==> flow/design.v <==
module cordic_pipelined #(
    parameter MODE                    = 0,      
    parameter STAGES                  = 16,
    parameter CORDIC_WIDTH            = 16,
    parameter CORDIC_INTERNAL_WIDTH   = 20,
    parameter SFIXED_ZERO             = 32'd0,
    parameter SFIXED_PI               = 32'h3243F6A8,
    parameter SFIXED_PI_OVER_2        = 32'h1921FB54,
    parameter SFIXED_TWO_PI           = 32'h6487ED51
)(
    input  wire                                clk,
    input  wire                                rst,
    input  wire                                valid_in,
    input  wire  signed [CORDIC_WIDTH-1:0]      x_in,
    input  wire  signed [CORDIC_WIDTH-1:0]      y_in,
    input  wire  signed [CORDIC_INTERNAL_WIDTH-1:0] z_in,
    output reg                                 valid_out,
    output wire signed [CORDIC_WIDTH-1:0]      x_out,
    output wire signed [CORDIC_WIDTH-1:0]      y_out,
    output wire signed [CORDIC_WIDTH-1:0]      z_out
);
    wire signed [31:0] ANGLES [0:31];
    assign ANGLES[0]  = 32'h0000C90F;
    assign ANGLES[1]  = 32'h000076B1;
    assign ANGLES[2]  = 32'h00003EB6;
    assign ANGLES[3]  = 32'h00001FD5;
    assign ANGLES[4]  = 32'h00000FFA;
	 assign ANGLES[5]  = 32'h000007FF;
    assign ANGLES[6]  = 32'h000003FF;
    assign ANGLES[7]  = 32'h000001FF;
    assign ANGLES[8]  = 32'h000000FF;
    assign ANGLES[9]  = 32'h0000007F;
    assign ANGLES[10] = 32'h0000003F;
    assign ANGLES[11] = 32'h0000001F;
	  assign ANGLES[12] = 32'h0000000F;
    assign ANGLES[13] = 32'h00000007;
    assign ANGLES[14] = 32'h00000003;
    assign ANGLES[15] = 32'h00000001;
    assign ANGLES[16] = 32'h00000000;
    assign ANGLES[17] = 32'h00000000;
    assign ANGLES[18] = 32'h00000000;
	  assign ANGLES[19] = 32'h00000000;
    assign ANGLES[20] = 32'h00000000;
    assign ANGLES[21] = 32'h00000000;
    assign ANGLES[22] = 32'h00000000;
    assign ANGLES[23] = 32'h00000000;
    assign ANGLES[24] = 32'h00000000;
    assign ANGLES[25] = 32'h00000000;
    assign ANGLES[26] = 32'h00000000;
    assign ANGLES[27] = 32'h00000000;
	  assign ANGLES[28] = 32'h00000000;
    assign ANGLES[29] = 32'h00000000;
    assign ANGLES[30] = 32'h00000000;
    assign ANGLES[31] = 32'h00000000;
	  reg signed [CORDIC_INTERNAL_WIDTH-1:0] x_pipe [0:STAGES];
    reg signed [CORDIC_INTERNAL_WIDTH-1:0] y_pipe [0:STAGES];
    reg signed [CORDIC_INTERNAL_WIDTH-1:0] z_pipe [0:STAGES];
    reg [1:0]  quadrant_stages [0:STAGES];
    reg        valid_pipe      [0:STAGES];
    reg signed [CORDIC_INTERNAL_WIDTH-1:0] x_corrected,y_corrected,z_wrapped;
    localparam [31:0] PI_SH         = SFIXED_PI        >> 12;
    localparam [31:0] PI_OVER_2_SH  = SFIXED_PI_OVER_2 >> 12;
    localparam [31:0] TWO_PI_SH     = SFIXED_TWO_PI    >> 12;
    localparam signed [CORDIC_INTERNAL_WIDTH-1:0] Z_ZERO      = 0;
    localparam signed [CORDIC_INTERNAL_WIDTH-1:0] Z_PI        = PI_SH[CORDIC_INTERNAL_WIDTH-1:0];
    localparam signed [CORDIC_INTERNAL_WIDTH-1:0] Z_PI_OVER_2 = PI_OVER_2_SH[CORDIC_INTERNAL_WIDTH-1:0];
    localparam signed [CORDIC_INTERNAL_WIDTH-1:0] Z_TWO_PI    = TWO_PI_SH[CORDIC_INTERNAL_WIDTH-1:0];
    always @(posedge clk) begin
      if (rst) begin
         x_pipe[0] <= 0; y_pipe[0] <= 0; z_pipe[0] <= 0;
         quadrant_stages[0] <= 2'b00;
         valid_pipe[0] <= 0;
      end else begin
         z_wrapped = z_in;
         if (z_wrapped >  Z_PI)   z_wrapped =  z_wrapped-Z_TWO_PI;
         else if (z_wrapped <= -Z_PI) z_wrapped =  z_wrapped+Z_TWO_PI;
         if((z_wrapped>=Z_ZERO)&&(z_wrapped<=Z_PI_OVER_2)) begin
            quadrant_stages[0]<=2'b00;  z_pipe[0]<=z_wrapped;
         end
			else if((z_wrapped>Z_PI_OVER_2)&&((z_wrapped<=Z_PI)||(z_wrapped>= -Z_PI_OVER_2))) begin
            quadrant_stages[0]<=2'b01;  z_pipe[0]<=Z_PI-z_wrapped;
         end
         else if((z_wrapped<Z_ZERO)&&(z_wrapped>=-Z_PI_OVER_2)) begin
            quadrant_stages[0]<=2'b11;  z_pipe[0]<= -z_wrapped;
         end
			else begin
            quadrant_stages[0]<=2'b10;  z_pipe[0]<= -(Z_PI+z_wrapped);
         end
         x_pipe[0] <= {{(CORDIC_INTERNAL_WIDTH-CORDIC_WIDTH){x_in[CORDIC_WIDTH-1]}},x_in};
         y_pipe[0] <= {{(CORDIC_INTERNAL_WIDTH-CORDIC_WIDTH){y_in[CORDIC_WIDTH-1]}},y_in};
         valid_pipe[0] <= valid_in;
      end
   end
   genvar i;
   generate
      for (i=0; i<STAGES; i=i+1) begin : STAGES_GEN
         reg signed [CORDIC_INTERNAL_WIDTH-1:0] angle, dx, dy;
         reg sigma;
         always @(posedge clk) begin
           angle = ANGLES[i];
           sigma = (MODE==0) ? z_pipe[i][CORDIC_INTERNAL_WIDTH-1] : y_pipe[i][CORDIC_INTERNAL_WIDTH-1];
            dx    = (y_pipe[i] >>> i);
            dy    = (x_pipe[i] >>> i);
            if (sigma==0) begin
               x_pipe[i+1] <= x_pipe[i] - dx;
               y_pipe[i+1] <= y_pipe[i] + dy;
               z_pipe[i+1] <= z_pipe[i] - angle;
            end else begin
              x_pipe[i+1] <= x_pipe[i] + dx;
               y_pipe[i+1] <= y_pipe[i] - dy;
               z_pipe[i+1] <= z_pipe[i] + angle;
            end
            valid_pipe[i+1]      <= rst ? 1'b0 : valid_pipe[i];
            quadrant_stages[i+1] <= quadrant_stages[i];
         end
      end
   endgenerate
	 always @(posedge clk) begin
      case(quadrant_stages[STAGES])
         2'b00:  begin x_corrected <=  x_pipe[STAGES]; y_corrected <= y_pipe[STAGES]; end
         2'b11:  begin x_corrected <=  x_pipe[STAGES]; y_corrected <= -y_pipe[STAGES];end
         default:begin x_corrected <= -x_pipe[STAGES]; y_corrected <=  y_pipe[STAGES];end
      endcase
      valid_out <= rst ? 1'b0 : valid_pipe[STAGES];
   end
   assign x_out = x_corrected[CORDIC_WIDTH-1:0];
   assign y_out = y_corrected[CORDIC_WIDTH-1:0];
   assign z_out = z_pipe[STAGES][CORDIC_WIDTH-1:0];
endmodule
module cordic_oscillator #(
    parameter SFIXED_WIDTH = 32,            
    parameter CORDIC_WIDTH = 16,            
    parameter SFIXED_TWO_PI = 32'h6487ED51,          
    parameter SFIXED_ZERO   = 32'd0,
    parameter CORDIC_GAIN   = 16'h26DD           
	 )(
    input  wire                      clk,
    input  wire                      rst,
    input  wire                      ce,
    input  wire signed [SFIXED_WIDTH-1:0] tuning_word,
    output wire signed [CORDIC_WIDTH-1:0] sin_out,
    output wire signed [CORDIC_WIDTH-1:0] cos_out,
    output wire                      valid_out
);
    reg signed [SFIXED_WIDTH-1:0] phase_acc;
    reg signed [SFIXED_WIDTH-1:0] next_phase;
    localparam signed [SFIXED_WIDTH-1:0] TWO_PI_S = SFIXED_TWO_PI;
    always @(posedge clk) begin
        if (rst) begin
            phase_acc <= {SFIXED_WIDTH{1'b0}};
        end
		  else if (ce) begin
            next_phase = phase_acc + tuning_word;
            if (next_phase >= TWO_PI_S)
                phase_acc <= next_phase - TWO_PI_S;
            else if (next_phase < 0)
                phase_acc <= next_phase + TWO_PI_S;
            else
                phase_acc <= next_phase;
        end
    end
    wire signed [CORDIC_WIDTH-1:0] x_fixed  = CORDIC_GAIN;   
    wire signed [CORDIC_WIDTH-1:0] y_fixed  = {CORDIC_WIDTH{1'b0}};
    wire signed [CORDIC_WIDTH-1:0] x_out;
    wire signed [CORDIC_WIDTH-1:0] y_out;
    wire        valid_pipe;
	 cordic_pipelined cordic_inst (
        .clk       (clk),
        .rst       (rst),
        .x_in      (x_fixed),
        .y_in      (y_fixed),
        .z_in      (phase_acc[31:12]),
        .x_out     (x_out),
        .y_out     (y_out),
        .z_out     (),           
        .valid_in  (1'b1),
        .valid_out (valid_pipe)
    );
    assign sin_out   = y_out;
    assign cos_out   = x_out;
    assign valid_out = valid_pipe;
endmodule
Tool chain data of cordic_oscillator
The steps from the RTL of cordic_oscillator to its reports follow in flow order.
Lines are those of the file above, counted from 1.
The mark -- stands for no value.

set-up
  top = cordic_oscillator
  clock = clk
  cell library = sky130hd
  library corner = tt_025C_1v80

After elaboration
Source: Yosys, flattened and elaborated. Widths are those after wreduce. Registers that Yosys merges into a memory's read port (data or address) are not register bits. Print and check cells do not count. Equal cells are merged and count once.

cells by class
  $add $sub $neg = 102
  $lt $le $gt $ge = 10
  equality and inequality tests = 1
  multiplexer cells = 60
  reduce/logical cells = 8

operator list
  cell                                                                      number
  20-bit 2-to-1 mux                                                         50
  32-bit 2-to-1 mux                                                         2
  16-bit 2-to-1 mux                                                         4
  20-bit by 14-bit adder with 20-bit output                                 3
  20-bit by 14-bit subtractor with 20-bit output                            3
  20-bit by 10-bit adder with 20-bit output                                 2
  20-bit by 10-bit subtractor with 20-bit output                            2
  20-bit by 11-bit adder with 20-bit output                                 2
  20-bit by 11-bit subtractor with 20-bit output                            2
  20-bit by 12-bit adder with 20-bit output                                 2
  20-bit by 12-bit subtractor with 20-bit output                            2
  20-bit by 13-bit adder with 20-bit output                                 2
  20-bit by 13-bit subtractor with 20-bit output                            2
  20-bit by 15-bit adder with 20-bit output                                 2
  20-bit by 15-bit subtractor with 20-bit output                            2
  20-bit by 16-bit adder with 20-bit output                                 2
  20-bit by 16-bit subtractor with 20-bit output                            2
  20-bit by 17-bit adder with 20-bit output                                 2
  20-bit by 17-bit subtractor with 20-bit output                            2
  20-bit by 18-bit adder with 20-bit output                                 2
  20-bit by 18-bit subtractor with 20-bit output                            2
  20-bit by 19-bit <= comparator with 1-bit output (second input constant)  2
  20-bit by 6-bit adder with 20-bit output                                  2
  20-bit by 6-bit subtractor with 20-bit output                             2
  20-bit by 7-bit adder with 20-bit output                                  2
  20-bit by 7-bit subtractor with 20-bit output                             2
  20-bit by 8-bit adder with 20-bit output                                  2
  20-bit by 8-bit subtractor with 20-bit output                             2

Not listed: further kinds 62, cells in them 73.

word-level totals
  register bits after elaboration = 1076
  input port bits = 35
  output and inout port bits = 33
  word-level cells = 269

Longest topological paths
Yosys ltp: most cells in a row. Word level: on the elaborated netlist, between registers, memories and ports. Mapped: between sequential cells and ports; inverters and the memories' decode and read muxes count.

logic depth
  word-level depth = 9
  ABC_AREA = 1
  gate-level depth with buffers = 29

Mapped cells and area
Source: synth_stat.txt of the flow (Yosys; design flattened, memories mapped). It holds for the ABC_AREA given above (unset counts as 0); a run with the other value may have another netlist.
The area totals of this step are shown rounded.

synthesis totals
  cell count = 9263
  synthesis area = 70200 um^2
  sequential part of the area = 20200 um^2
  mapped flip-flops = 1011

cell types
  type                       number
  sky130_fd_sc_hd__dfxtp_1   1011
  sky130_fd_sc_hd__ha_1      914
  sky130_fd_sc_hd__xor2_1    829
  sky130_fd_sc_hd__nand2_1   1814
  sky130_fd_sc_hd__a21oi_1   927
  sky130_fd_sc_hd__inv_1     952
  sky130_fd_sc_hd__nor2_1    752
  sky130_fd_sc_hd__xnor2_1   304
  sky130_fd_sc_hd__nand3_1   471
  sky130_fd_sc_hd__o21ai_0   408
  sky130_fd_sc_hd__fa_1      44
  sky130_fd_sc_hd__nor3_1    161
  sky130_fd_sc_hd__nand4_1   78
  sky130_fd_sc_hd__a211oi_1  62
  sky130_fd_sc_hd__a31oi_1   66
  sky130_fd_sc_hd__o21bai_1  43
  sky130_fd_sc_hd__clkbuf_1  66
  sky130_fd_sc_hd__a21o_1    32

Not listed: further types 44, cells in them 329.

Path before layout
Source: OpenSTA report_checks on the synthesized netlist (no wires, ideal clock, input and output delay 20% of the period each), path of least setup slack; recovery checks are left aside. Register names are those of the netlist, which keeps one name where synthesis merged equal registers.

path after synthesis
  path kind = input to register
  from = input (name not given)
  to = register phase_acc[19]
  clock period = 5.5 ns
  input delay = 1.100 ns
  launch time at the first pin = 1.100 ns
  arrival = 3.779 ns
  data required time = 5.391 ns
  slack = 1.612 ns
  delay of the path = 2.788 ns
  stages on the path = 27
  path buffers = 2
  synthesis period reached = 3.888 ns

"delay of the path" is the arrival time less input delay plus setup time.
"stages on the path" counts driving pins, that of a launching flip-flop among them; a cell with two outputs on the path counts twice.
"synthesis period reached" = period - worst setup slack (recovery checks aside). The figure is calculated, with input and output delays left at 20% of the set period.
The rows between start and end are the longest chain of elaborated cells between them; the timing report does not say that the signal goes this way. Where chains are equally long, one stands for them.
A line is the first line of the expression or statement that the cell stems from. Yosys adds cells for indexed reads and writes and turns some case tables into memories.
At most two assigning lines are given for a register; there are more.

on the way, after synthesis
  cells stage by stage = sky130_fd_sc_hd__ha_1 sky130_fd_sc_hd__fa_1 sky130_fd_sc_hd__nand2_1 sky130_fd_sc_hd__nand2_1 sky130_fd_sc_hd__o21ai_2 sky130_fd_sc_hd__o21ai_2 sky130_fd_sc_hd__or2_2 sky130_fd_sc_hd__nand2_1 sky130_fd_sc_hd__nor2_1 sky130_fd_sc_hd__nand3_1 sky130_fd_sc_hd__nand2_1 sky130_fd_sc_hd__nand2_1 sky130_fd_sc_hd__nand2_2 sky130_fd_sc_hd__nand2_1 sky130_fd_sc_hd__nand2_1 sky130_fd_sc_hd__nand2_1 sky130_fd_sc_hd__nand2_1 sky130_fd_sc_hd__nand2_1 sky130_fd_sc_hd__nand2_2 sky130_fd_sc_hd__nand2_2 sky130_fd_sc_hd__inv_2 sky130_fd_sc_hd__buf_6 sky130_fd_sc_hd__buf_6 sky130_fd_sc_hd__nand2_1 sky130_fd_sc_hd__nand3_1 sky130_fd_sc_hd__nand2_1 sky130_fd_sc_hd__inv_1
  cells in the longest elaborated chain = 4
  elaborated cells between the ends (all ways) = 7
  classes of those cells = add/sub (3); compare (2); mux (2)

RTL lines, path after synthesis
  what               RTL line  source
  start, declared    140
  32-bit adder       153
  32-bit adder       157       phase_acc <= next_phase + TWO_PI_S;
  32-bit 2-to-1 mux  156       else if (next_phase < 0)
  32-bit 2-to-1 mux  154       if (next_phase >= TWO_PI_S)
  end, assigned      155       phase_acc <= next_phase - TWO_PI_S;
  end, assigned      157
  end, declared      145       reg signed [SFIXED_WIDTH-1:0] phase_acc;

Timing after layout
Path of least setup slack in the final report of run A (OpenROAD, finished layout, wires in). Where an end is a register, its clock arrival counts in the times.

path post-layout
  path kind = input to register
  from = input (name not given)
  to = register phase_acc[12]
  clock period = 4.65 ns
  input delay = 0.93 ns
  launch time at the first pin = 0.93 ns
  arrival = 5.30 ns
  data required time = 5.32 ns
  slack = 0.02 ns
  stages on the path = 21
  path buffers = 3

The rows between start and end are the longest chain of elaborated cells between them; the timing report does not say that the signal goes this way. Where chains are equally long, one stands for them.
At most two assigning lines are given for a register; there are more.

on the way, post-layout
  cells stage by stage = sky130_fd_sc_hd__clkdlybuf4s50_1 sky130_fd_sc_hd__ha_2 sky130_fd_sc_hd__nand2_1 sky130_fd_sc_hd__nor2_1 sky130_fd_sc_hd__inv_1 sky130_fd_sc_hd__nor3_1 sky130_fd_sc_hd__nand2_1 sky130_fd_sc_hd__nand2_1 sky130_fd_sc_hd__nand3_1 sky130_fd_sc_hd__nand2_1 sky130_fd_sc_hd__xor2_1 sky130_fd_sc_hd__nand2_1 sky130_fd_sc_hd__nor2_2 sky130_fd_sc_hd__nand2_2 sky130_fd_sc_hd__inv_2 sky130_fd_sc_hd__buf_6 sky130_fd_sc_hd__buf_6 sky130_fd_sc_hd__nand2_1 sky130_fd_sc_hd__nand3_1 sky130_fd_sc_hd__nand2_1 sky130_fd_sc_hd__inv_1
  cells in the longest elaborated chain = 4
  elaborated cells between the ends (all ways) = 7
  classes of those cells = add/sub (3); compare (2); mux (2)

RTL lines, path post-layout
  what               RTL line  source
  start, declared    140
  32-bit adder       153
  32-bit adder       157       phase_acc <= next_phase + TWO_PI_S;
  32-bit 2-to-1 mux  156       else if (next_phase < 0)
  32-bit 2-to-1 mux  154       if (next_phase >= TWO_PI_S)
  end, assigned      155       phase_acc <= next_phase - TWO_PI_S;
  end, assigned      157
  end, declared      145       reg signed [SFIXED_WIDTH-1:0] phase_acc;

Lab notebook: cordic_oscillator

Top module cordic_oscillator; platform sky130hd; tools Yosys and OpenROAD; 4 stored runs in no particular order. Input and output delays are each 20% of the period that was set; the output load is 0.01 pF.
"achieved clock period": clock period set for the run, less the worst setup slack. It is reckoned from that one timing run; input and output delays stay at 20% of the period that was set.
"worst setup path time" means the part of the period allowed to the worst setup path (the constraints hold back 20% at inputs and 20% at outputs) less its slack; where the path has registers, the arrival times of their clocks count too.
Measured values are rounded.

Run A
==> flow/run.sh <==
#!/bin/bash
# the make line also repeats the synthesis and layout settings of config.mk as NAME=value (left out here)
make -C /OpenROAD-flow-scripts/flow DESIGN_CONFIG=/design/flow/config.mk WORK_HOME=/design/flow/orfs CLKGATE_MAP_FILE= finish
==> flow/config.mk <==
export PLATFORM = sky130hd
export DESIGN_NAME = cordic_oscillator
export DESIGN_NICKNAME = cordic_oscillator
export VERILOG_FILES = /design/flow/design.v
export SDC_FILE = /design/flow/constraint.sdc
export NUM_CORES = 4
export LEC_CHECK = 0
export ABC_AREA = 1
export CAP_MARGIN = 20
export CELL_PAD_IN_SITES_GLOBAL_PLACEMENT = 1
export CORE_MARGIN = 2
export CORE_UTILIZATION = 52
export GPL_ROUTABILITY_DRIVEN = 0
export GPL_TIMING_DRIVEN = 0
export SLEW_MARGIN = 20
==> flow/constraint.sdc <==
create_clock -name core_clock -period 4.65 [get_ports {clk}]
set_input_delay 0.9300 -clock core_clock [delete_from_list [all_inputs] [get_ports {clk}]]
set_output_delay 0.9300 -clock core_clock [all_outputs]
set_load 0.01 [all_outputs]

==> results of run A <==
chip area after synthesis (Yosys): 70200 um^2
die area: 138000 um^2
standard-cell area of the final layout: 77600 um^2
utilization: 58.0 %
worst setup slack after layout: 0.024 ns
total negative slack: 0.000 ns
worst hold slack: 0.324 ns
achieved clock period: 4.626 ns
worst setup path time: 3.70 ns
worst setup path kind: input to register

Run B
==> flow/run.sh <==
#!/bin/bash
# the make line also repeats the synthesis and layout settings of config.mk as NAME=value (left out here)
make -C /OpenROAD-flow-scripts/flow DESIGN_CONFIG=/design/flow/config.mk WORK_HOME=/design/flow/orfs CLKGATE_MAP_FILE= finish
==> flow/config.mk <==
export PLATFORM = sky130hd
export DESIGN_NAME = cordic_oscillator
export DESIGN_NICKNAME = cordic_oscillator
export VERILOG_FILES = /design/flow/design.v
export SDC_FILE = /design/flow/constraint.sdc
export NUM_CORES = 4
export LEC_CHECK = 0
export ABC_AREA = 1
export CAP_MARGIN = 20
export CELL_PAD_IN_SITES_DETAIL_PLACEMENT = 2
export CELL_PAD_IN_SITES_GLOBAL_PLACEMENT = 1
export CORE_ASPECT_RATIO = 1.35
export CORE_MARGIN = 2
export CORE_UTILIZATION = 40
export CTS_CLUSTER_DIAMETER = 288
export CTS_CLUSTER_SIZE = 95
export GPL_ROUTABILITY_DRIVEN = 0
export GPL_TIMING_DRIVEN = 0
export MAX_ROUTING_LAYER = met4
export MIN_ROUTING_LAYER = met1
export SLEW_MARGIN = 10
==> flow/constraint.sdc <==
create_clock -name core_clock -period 5.5 [get_ports {clk}]
set_input_delay 1.1000 -clock core_clock [delete_from_list [all_inputs] [get_ports {clk}]]
set_output_delay 1.1000 -clock core_clock [all_outputs]
set_load 0.01 [all_outputs]

==> results of run B <==
chip area after synthesis (Yosys): 70200 um^2
die area: 179000 um^2
standard-cell area of the final layout: 74200 um^2
utilization: 42.6 %
worst setup slack after layout: 0.430 ns
total negative slack: 0.000 ns
worst hold slack: 0.328 ns
achieved clock period: 5.070 ns
worst setup path time: 5.07 ns
worst setup path kind: register to register

Run C
==> flow/run.sh <==
#!/bin/bash
# the make line also repeats the synthesis and layout settings of config.mk as NAME=value (left out here)
make -C /OpenROAD-flow-scripts/flow DESIGN_CONFIG=/design/flow/config.mk WORK_HOME=/design/flow/orfs CLKGATE_MAP_FILE= finish
==> flow/config.mk <==
export PLATFORM = sky130hd
export DESIGN_NAME = cordic_oscillator
export DESIGN_NICKNAME = cordic_oscillator
export VERILOG_FILES = /design/flow/design.v
export SDC_FILE = /design/flow/constraint.sdc
export NUM_CORES = 4
export LEC_CHECK = 0
export CAP_MARGIN = 20
export CORE_MARGIN = 2
export CORE_UTILIZATION = 40
export SLEW_MARGIN = 20
==> flow/constraint.sdc <==
create_clock -name core_clock -period 5.08 [get_ports {clk}]
set_input_delay 1.0160 -clock core_clock [delete_from_list [all_inputs] [get_ports {clk}]]
set_output_delay 1.0160 -clock core_clock [all_outputs]
set_load 0.01 [all_outputs]

==> results of run C <==
chip area after synthesis (Yosys): 68600 um^2
die area: 175000 um^2
standard-cell area of the final layout: 77600 um^2
utilization: 45.4 %
worst setup slack after layout: 0.431 ns
total negative slack: 0.000 ns
worst hold slack: 0.321 ns
achieved clock period: 4.649 ns
worst setup path time: 4.65 ns
worst setup path kind: register to register

Run D
==> flow/run.sh <==
#!/bin/bash
# the make line also repeats the synthesis and layout settings of config.mk as NAME=value (left out here)
make -C /OpenROAD-flow-scripts/flow DESIGN_CONFIG=/design/flow/config.mk WORK_HOME=/design/flow/orfs CLKGATE_MAP_FILE= finish
==> flow/config.mk <==
export PLATFORM = sky130hd
export DESIGN_NAME = cordic_oscillator
export DESIGN_NICKNAME = cordic_oscillator
export VERILOG_FILES = /design/flow/design.v
export SDC_FILE = /design/flow/constraint.sdc
export NUM_CORES = 4
export LEC_CHECK = 0
export CAP_MARGIN = 20
export CORE_MARGIN = 2
export CORE_UTILIZATION = 65
export SLEW_MARGIN = 20
==> flow/constraint.sdc <==
create_clock -name core_clock -period 5.08 [get_ports {clk}]
set_input_delay 1.0160 -clock core_clock [delete_from_list [all_inputs] [get_ports {clk}]]
set_output_delay 1.0160 -clock core_clock [all_outputs]
set_load 0.01 [all_outputs]

==> results of run D <==
chip area after synthesis (Yosys): 68600 um^2
die area: 108000 um^2
standard-cell area of the final layout: 75700 um^2
utilization: 72.1 %
worst setup slack after layout: 0.353 ns
total negative slack: 0.000 ns
worst hold slack: 0.324 ns
achieved clock period: 4.727 ns
worst setup path time: 4.73 ns
worst setup path kind: register to register
